==> flow/design.v <==
`timescale 1ns / 1ps
module gain_core #(
    parameter integer DWIDTH = 16,  
    parameter integer GWIDTH = 16,  
    parameter integer FBITS  = 12   
)(
    input  wire                     clk,
    input  wire                     rst_n,      
    input  wire                     ce,         
    input  wire                     en,         
    input  wire signed [DWIDTH-1:0] data_i,     
    input  wire signed [GWIDTH-1:0] data_gain,  
    output reg  signed [DWIDTH-1:0] data_o      
);
    wire signed [DWIDTH+GWIDTH-1:0] mult_raw;
    wire signed [DWIDTH+GWIDTH-1:0] mult_rounded;
    wire signed [DWIDTH+GWIDTH-1-FBITS:0] mult_scaled;
    localparam signed [DWIDTH-1:0] MAX_VAL = {1'b0, {(DWIDTH-1){1'b1}}};  
    localparam signed [DWIDTH-1:0] MIN_VAL = {1'b1, {(DWIDTH-1){1'b0}}};  
    assign mult_raw = data_i * data_gain;
    assign mult_rounded = mult_raw + (1 << (FBITS-1));
    assign mult_scaled = mult_rounded >>> FBITS;
    always @(posedge clk) begin
        if (!rst_n) begin
            data_o <= 0;
        end else if (ce) begin
            if (!en) begin
                data_o <= data_i;
            end else begin
                if (mult_scaled > MAX_VAL) begin
                    data_o <= MAX_VAL;
                end else if (mult_scaled < MIN_VAL) begin
                    data_o <= MIN_VAL;
                end else begin
                    data_o <= mult_scaled[DWIDTH-1:0];
                end
            end
        end
    end
endmodule
`timescale 1ns / 1ps
module axis_gain_wrapper #(
    parameter integer C_S_AXI_DATA_WIDTH = 32,
    parameter integer C_S_AXI_ADDR_WIDTH = 4,
    parameter integer AUDIO_WIDTH        = 16,
    parameter integer GAIN_FBITS         = 12
)(
    input  wire aclk,
    input  wire aresetn,
    input  wire [31:0] s_axis_tdata,
    input  wire        s_axis_tlast,
    input  wire        s_axis_tvalid,
    output wire        s_axis_tready,
    output wire [31:0] m_axis_tdata,
    output wire        m_axis_tlast,
    output wire        m_axis_tvalid,
    input  wire        m_axis_tready,
    input  wire [C_S_AXI_ADDR_WIDTH-1:0] s_axi_awaddr,
    input  wire                          s_axi_awvalid,
    output reg                           s_axi_awready,
    input  wire [C_S_AXI_DATA_WIDTH-1:0] s_axi_wdata,
    input  wire [3:0]                    s_axi_wstrb,
    input  wire                          s_axi_wvalid,
    output reg                           s_axi_wready,
    output reg  [1:0]                    s_axi_bresp,
    output reg                           s_axi_bvalid,
    input  wire                          s_axi_bready,
    input  wire [C_S_AXI_ADDR_WIDTH-1:0] s_axi_araddr,
    input  wire                          s_axi_arvalid,
    output reg                           s_axi_arready,
    output reg  [C_S_AXI_DATA_WIDTH-1:0] s_axi_rdata,
    output reg  [1:0]                    s_axi_rresp,
    output reg                           s_axi_rvalid,
    input  wire                          s_axi_rready
);
    reg [31:0] reg_control;
    reg [31:0] reg_gain_l;
    reg [31:0] reg_gain_r;
    wire [1:0] addr_w = s_axi_awaddr[3:2];
    wire [1:0] addr_r = s_axi_araddr[3:2];
    always @(posedge aclk) begin
        if (!aresetn) begin
            s_axi_awready <= 1'b0;
            s_axi_wready  <= 1'b0;
            s_axi_bvalid  <= 1'b0;
            s_axi_bresp   <= 2'b00;
            reg_control <= 32'b0;
            reg_gain_l  <= 32'h0000_1000;  
            reg_gain_r  <= 32'h0000_1000;
        end else begin
            if (!s_axi_awready && s_axi_awvalid && s_axi_wvalid) begin
                s_axi_awready <= 1'b1;
                s_axi_wready  <= 1'b1;
                case (addr_w)
                    2'h0: reg_control <= s_axi_wdata;
                    2'h1: reg_gain_l  <= s_axi_wdata;
                    2'h2: reg_gain_r  <= s_axi_wdata;
                    default: ;
                endcase
            end else begin
                s_axi_awready <= 1'b0;
                s_axi_wready  <= 1'b0;
            end
            if (s_axi_awready && !s_axi_bvalid) begin
                s_axi_bvalid <= 1'b1;
                s_axi_bresp  <= 2'b00;
            end else if (s_axi_bready) begin
                s_axi_bvalid <= 1'b0;
            end
        end
    end
    always @(posedge aclk) begin
        if (!aresetn) begin
            s_axi_arready <= 1'b0;
            s_axi_rvalid  <= 1'b0;
            s_axi_rdata   <= 32'b0;
            s_axi_rresp   <= 2'b00;
        end else begin
            if (!s_axi_arready && s_axi_arvalid) begin
                s_axi_arready <= 1'b1;
                s_axi_rvalid  <= 1'b1;
                case (addr_r)
                    2'h0: s_axi_rdata <= reg_control;
                    2'h1: s_axi_rdata <= reg_gain_l;
                    2'h2: s_axi_rdata <= reg_gain_r;
                    default: s_axi_rdata <= 32'b0;
                endcase
            end else begin
                s_axi_arready <= 1'b0;
                if (s_axi_rvalid && s_axi_rready)
                    s_axi_rvalid <= 1'b0;
            end
        end
    end
    reg valid_d;
    reg last_d;
    wire stream_ready = m_axis_tready || !valid_d;
    assign s_axis_tready = stream_ready;
    assign m_axis_tvalid = valid_d;
    assign m_axis_tlast  = last_d;
    wire core_ce     = stream_ready;
    wire gain_enable = reg_control[0];
    gain_core #(
        .DWIDTH(AUDIO_WIDTH),
        .GWIDTH(16),
        .FBITS (GAIN_FBITS)
    ) u_gain_l (
        .clk       (aclk),
        .rst_n     (aresetn),
        .ce        (core_ce),
        .en        (gain_enable),
        .data_i    (s_axis_tdata[15:0]),
        .data_gain (reg_gain_l[15:0]),
        .data_o    (m_axis_tdata[15:0])
    );
    gain_core #(
        .DWIDTH(AUDIO_WIDTH),
        .GWIDTH(16),
        .FBITS (GAIN_FBITS)
    ) u_gain_r (
        .clk       (aclk),
        .rst_n     (aresetn),
        .ce        (core_ce),
        .en        (gain_enable),
        .data_i    (s_axis_tdata[31:16]),
        .data_gain (reg_gain_r[15:0]),
        .data_o    (m_axis_tdata[31:16])
    );
    always @(posedge aclk) begin
        if (!aresetn) begin
            valid_d <= 1'b0;
            last_d  <= 1'b0;
        end else if (stream_ready) begin
            valid_d <= s_axis_tvalid;
            last_d  <= s_axis_tlast;
        end
    end
endmodule
### From RTL to reports: axis_gain_wrapper

Tool output for the design above, in the order of the flow.
Line numbers count from 1 in the design file above.
Cell names lack the library's common part.
A cell with -- has no value.

* top module: axis_gain_wrapper
* clock: aclk
* cell library: sky130hd
* timing corner: tt_025C_1v80

### After elaboration

Yosys after proc, flatten, opt, wreduce and memory -nomap, before mapping. Memory bits, and registers merged into a memory's read port (data or address), are not among the register bits. Print and check cells are not counted. Equal cells are merged and count once.

* register bits after elaboration: 166
* input bits: 86
* output and inout port bits: 76
* elaborated cells: 54

* $add $sub $neg: 2
* $mul: 2
* order comparisons: 4
* equality and inequality tests: 4
* multiplexer cells: 13
* reduce/logical cells: 17

Operators with widths (count)
* multiplier 16 x 16 -> 32 bit: 2
* parallel mux 32 bit (select 3 bit): 1
* two-way mux 16 bit: 6
* adder 32 x 13 -> 32 bit (second input constant): 2
* greater-than comparator 20 x 16 -> 1 bit (second input constant): 2
* less-than comparator 20 x 16 -> 1 bit (second input constant): 2
* AND reduction 2 bit: 3
* two-way mux 1 bit: 6
* logical AND 1 bit: 5
* zero test 1 bit: 4
* equality test 2 x 1 -> 1 bit (second input constant): 2
* equality test 2 bit (second input constant): 2
* zero test 2 bit: 2
* nonzero test 2 bit: 2
* logical OR 1 bit: 1

### Depth

Depth = most cells in a row (Yosys ltp): at word level without a register or memory, in the mapped netlist without a sequential cell, where the memories' decode and read muxes count.

* depth after elaboration: 6
* ABC_AREA: 0
* depth in mapped cells: 27
* gate-level depth less buffers: 23

### Synthesis result

Yosys stat after the flow's synthesis: flattened, memories mapped to cells. It holds for the ABC_AREA given above (unset counts as 0); a run with the other value may have another netlist.
The area totals of this step are shown rounded.

Cell types (count)
* fa_1: 524
* dfxtp_1: 166
* inv_1: 581
* ha_1: 154
* nand2_1: 490
* and2_1: 237
* a21oi_1: 188
* clkbuf_1: 149
* nor2_1: 118
* xnor2_1: 43
* mux2i_1: 34
* a211oi_1: 39
* o21ai_0: 52
* a21o_1: 24
* xor2_1: 19
* o21a_1: 17
* o21ai_1: 21
* nand2b_1: 14

Other cell types: 46; their cells: 132.

* cell count: 3002
* synthesis area: 26100 um2
* sequential part of the area: 3320 um2
* flip-flops: 166
* buffer cells: 166

The figures by module come from a second, unflattened synthesis with its own total; it is not the netlist above.

* cell total of the unflattened synthesis: 2946
* area (unflattened synthesis): 27200 um2

Rows give one instance, submodules left out.

By module
* gain_core: instances 2, cells 1192, area 10700 um2, seq. area 320 um2
* axis_gain_wrapper: instances 1, cells 562, area 5740 um2, seq. area 2680 um2

### Timing after synthesis

Source: OpenSTA report_checks on the synthesized netlist (no wires, ideal clock, input and output delay 20% of the period each), path of least setup slack; recovery checks are left aside. Register names are those of the netlist, which keeps one name where synthesis merged equal registers.

* path kind: input -> register
* from: input s_axis_tdata[15]
* to: register u_gain_l.data_o[2]
* period: 8.0 ns
* external input delay: 1.600 ns
* setup time: 0.123 ns
* launch time at the first pin: 1.600 ns
* data arrival time: 7.867 ns
* required time: 7.877 ns
* path slack: 0.011 ns
* delay of the path: 6.390 ns
* driving pins on the path: 26
* synthesis period reached: 7.989 ns

"delay of the path" = arrival - input delay + setup time.
"driving pins on the path" counts driving pins, that of a launching flip-flop among them; a cell with two outputs on the path counts twice.
"synthesis period reached" is the clock period less the worst setup slack; recovery checks do not enter. This is arithmetic on one report: input and output delays are still those of the set period (20% each).
Between the ends stands the longest chain of elaborated cells between them, by number of cells; it is not shown to be the way that was timed. Of several equally long chains one is given.
A line is the first line of the expression or statement that the cell stems from. Yosys adds cells for indexed reads and writes and turns some case tables into memories.
A register here has more assigning lines than the two given.

* path through: clkbuf_1 > clkbuf_1 > nand2_1 > fa_1 > inv_1 > fa_1 > inv_1 > fa_1 > inv_1 > fa_1 > inv_1 > fa_1 > inv_1 > fa_1 > ha_1 > nand4_1 > or2_2 > nor2_1 > o211ai_1 > nand2_1 > nor2_1 > xnor2_1 > o31ai_1 > buf_2 > o21a_1 > o21ai_0
* cells in the longest elaborated chain: 6
* elaborated cells between the ends (all ways): 7
* source lines of those cells: 5
* those cells by class: 1 x add/sub; 1 x mul; 2 x compare; 3 x mux

RTL lines, path post-synthesis
* from (decl): line 50 `input  wire [31:0] s_axis_tdata,`
* multiplier 16 x 16 -> 32 bit: line 20 `assign mult_raw = data_i * data_gain;`
* adder 32 x 13 -> 32 bit: line 21 `assign mult_rounded = mult_raw + (1 << (FBITS-1));`
* less-than comparator 20 x 16 -> 1 bit: line 32 `end else if (mult_scaled < MIN_VAL) begin`
* two-way mux 16 bit: line 32
* two-way mux 16 bit: line 30 `if (mult_scaled > MAX_VAL) begin`
* two-way mux 16 bit: line 27 `if (!en) begin`
* to (assign): line 28 `data_o <= data_i;`
* to (assign): line 35 `data_o <= mult_scaled[DWIDTH-1:0];`
* to (decl): line 13 `output reg  signed [DWIDTH-1:0] data_o`

### Path in the finished layout

Path of least setup slack in the final report of stored run 1 (OpenROAD, finished layout, wires in). Where an end is a register, its clock arrival counts in the times.

* path kind: input -> register
* from: input s_axis_tdata[29]
* to: register u_gain_r.data_o[12]
* period: 11.9 ns
* external input delay: 2.38 ns
* setup time: 0.06 ns
* launch time at the first pin: 2.38 ns
* data arrival time: 10.98 ns
* required time: 12.34 ns
* path slack: 1.36 ns
* driving pins on the path: 24

Between the ends stands the longest chain of elaborated cells between them, by number of cells; it is not shown to be the way that was timed. Of several equally long chains one is given.
A register here has more assigning lines than the two given.

* path through: clkdlybuf4s50_1 > clkbuf_1 > nand2_1 > fa_1 > fa_1 > fa_1 > inv_1 > fa_1 > fa_1 > inv_1 > fa_1 > inv_1 > ha_1 > nand4_1 > a211oi_1 > a22oi_2 > a21boi_4 > a311oi_4 > o31a_2 > xor2_1 > a41o_1 > buf_6 > a21oi_1 > o21ai_1
* cells in the longest elaborated chain: 6
* elaborated cells between the ends (all ways): 7
* source lines of those cells: 5
* those cells by class: 1 x add/sub; 1 x mul; 2 x compare; 3 x mux

RTL lines, path after layout
* from (decl): line 50 `input  wire [31:0] s_axis_tdata,`
* multiplier 16 x 16 -> 32 bit: line 20 `assign mult_raw = data_i * data_gain;`
* adder 32 x 13 -> 32 bit: line 21 `assign mult_rounded = mult_raw + (1 << (FBITS-1));`
* less-than comparator 20 x 16 -> 1 bit: line 32 `end else if (mult_scaled < MIN_VAL) begin`
* two-way mux 16 bit: line 32
* two-way mux 16 bit: line 30 `if (mult_scaled > MAX_VAL) begin`
* two-way mux 16 bit: line 27 `if (!en) begin`
* to (assign): line 28 `data_o <= data_i;`
* to (assign): line 35 `data_o <= mult_scaled[DWIDTH-1:0];`
* to (decl): line 13 `output reg  signed [DWIDTH-1:0] data_o`

--- measured runs ---
Measured data: module axis_gain_wrapper, platform sky130hd, 3 stored runs of the flow under differing settings, order arbitrary. Input and output delays are each 20% of the period that was set; the output load is 0.01 pF.
By "total power of the final layout" is meant OpenSTA's value without simulated activity: inputs other than the clock are taken to toggle once in ten clock periods, and the tool carries that through the logic.
The results are shown rounded.

### Stored run 1

==> flow/run.sh <==
#!/bin/bash
# the make line also repeats the synthesis and layout settings of config.mk as NAME=value (left out here)
make -C /OpenROAD-flow-scripts/flow DESIGN_CONFIG=/design/flow/config.mk WORK_HOME=/design/flow/orfs CLKGATE_MAP_FILE= finish
==> flow/config.mk <==
export PLATFORM = sky130hd
export DESIGN_NAME = axis_gain_wrapper
export DESIGN_NICKNAME = axis_gain_wrapper
export VERILOG_FILES = /design/flow/design.v
export SDC_FILE = /design/flow/constraint.sdc
export NUM_CORES = 4
export LEC_CHECK = 0
export CAP_MARGIN = 20
export CORE_MARGIN = 2
export CORE_UTILIZATION = 19
export CTS_CLUSTER_DIAMETER = 60
export GPL_ROUTABILITY_DRIVEN = 0
export GPL_TIMING_DRIVEN = 0
export MAX_ROUTING_LAYER = met4
export PLACE_DENSITY_LB_ADDON = 0.1
export SLEW_MARGIN = 30
export TNS_END_PERCENT = 65
==> flow/constraint.sdc <==
create_clock -name core_clock -period 11.9 [get_ports {aclk}]
set_input_delay 2.3800 -clock core_clock [delete_from_list [all_inputs] [get_ports {aclk}]]
set_output_delay 2.3800 -clock core_clock [all_outputs]
set_load 0.01 [all_outputs]

Results of stored run 1:
- Post-synthesis cell area: 26100 um2
- Die size: 140000 um2
- Post-route utilization: 0.223
- Worst slack on setup checks: 1.36 ns
- Setup TNS: 0.000 ns
- Total power of the final layout: 0.00216 W

### Stored run 2

==> flow/run.sh <==
#!/bin/bash
# the make line also repeats the synthesis and layout settings of config.mk as NAME=value (left out here)
make -C /OpenROAD-flow-scripts/flow DESIGN_CONFIG=/design/flow/config.mk WORK_HOME=/design/flow/orfs CLKGATE_MAP_FILE= finish
==> flow/config.mk <==
export PLATFORM = sky130hd
export DESIGN_NAME = axis_gain_wrapper
export DESIGN_NICKNAME = axis_gain_wrapper
export VERILOG_FILES = /design/flow/design.v
export SDC_FILE = /design/flow/constraint.sdc
export NUM_CORES = 4
export LEC_CHECK = 0
export CAP_MARGIN = 0
export CELL_PAD_IN_SITES_DETAIL_PLACEMENT = 1
export CELL_PAD_IN_SITES_GLOBAL_PLACEMENT = 3
export CORE_ASPECT_RATIO = 1.78
export CORE_MARGIN = 2
export CORE_UTILIZATION = 46
export CTS_CLUSTER_DIAMETER = 229
export CTS_CLUSTER_SIZE = 85
export GPL_ROUTABILITY_DRIVEN = 1
export HOLD_SLACK_MARGIN = -0.05
export MAX_ROUTING_LAYER = met5
export PLACE_DENSITY = 0.77
export SETUP_SLACK_MARGIN = -0.73
export SLEW_MARGIN = 10
export TNS_END_PERCENT = 95
==> flow/constraint.sdc <==
create_clock -name core_clock -period 8.14 [get_ports {aclk}]
set_input_delay 1.6280 -clock core_clock [delete_from_list [all_inputs] [get_ports {aclk}]]
set_output_delay 1.6280 -clock core_clock [all_outputs]
set_load 0.01 [all_outputs]

Results of stored run 2:
- Post-synthesis cell area: 26100 um2
- Die size: 58800 um2
- Post-route utilization: 0.546
- Worst slack on setup checks: -0.103 ns
- Setup TNS: -1.22 ns
- Total power of the final layout: 0.00336 W

### Stored run 3

==> flow/run.sh <==
#!/bin/bash
# the make line also repeats the synthesis and layout settings of config.mk as NAME=value (left out here)
make -C /OpenROAD-flow-scripts/flow DESIGN_CONFIG=/design/flow/config.mk WORK_HOME=/design/flow/orfs CLKGATE_MAP_FILE= finish
==> flow/config.mk <==
export PLATFORM = sky130hd
export DESIGN_NAME = axis_gain_wrapper
export DESIGN_NICKNAME = axis_gain_wrapper
export VERILOG_FILES = /design/flow/design.v
export SDC_FILE = /design/flow/constraint.sdc
export NUM_CORES = 4
export LEC_CHECK = 0
export CAP_MARGIN = 20
export CORE_MARGIN = 4
export CORE_UTILIZATION = 50
export CTS_CLUSTER_DIAMETER = 210
export SLEW_MARGIN = 20
==> flow/constraint.sdc <==
create_clock -name core_clock -period 5.32 [get_ports {aclk}]
set_input_delay 1.0640 -clock core_clock [delete_from_list [all_inputs] [get_ports {aclk}]]
set_output_delay 1.0640 -clock core_clock [all_outputs]
set_load 0.01 [all_outputs]

Results of stored run 3:
- Post-synthesis cell area: 26100 um2
- Die size: 55900 um2
- Post-route utilization: 0.658
- Worst slack on setup checks: -1.41 ns
- Setup TNS: -42.8 ns
- Total power of the final layout: 0.00567 W
--- end ---
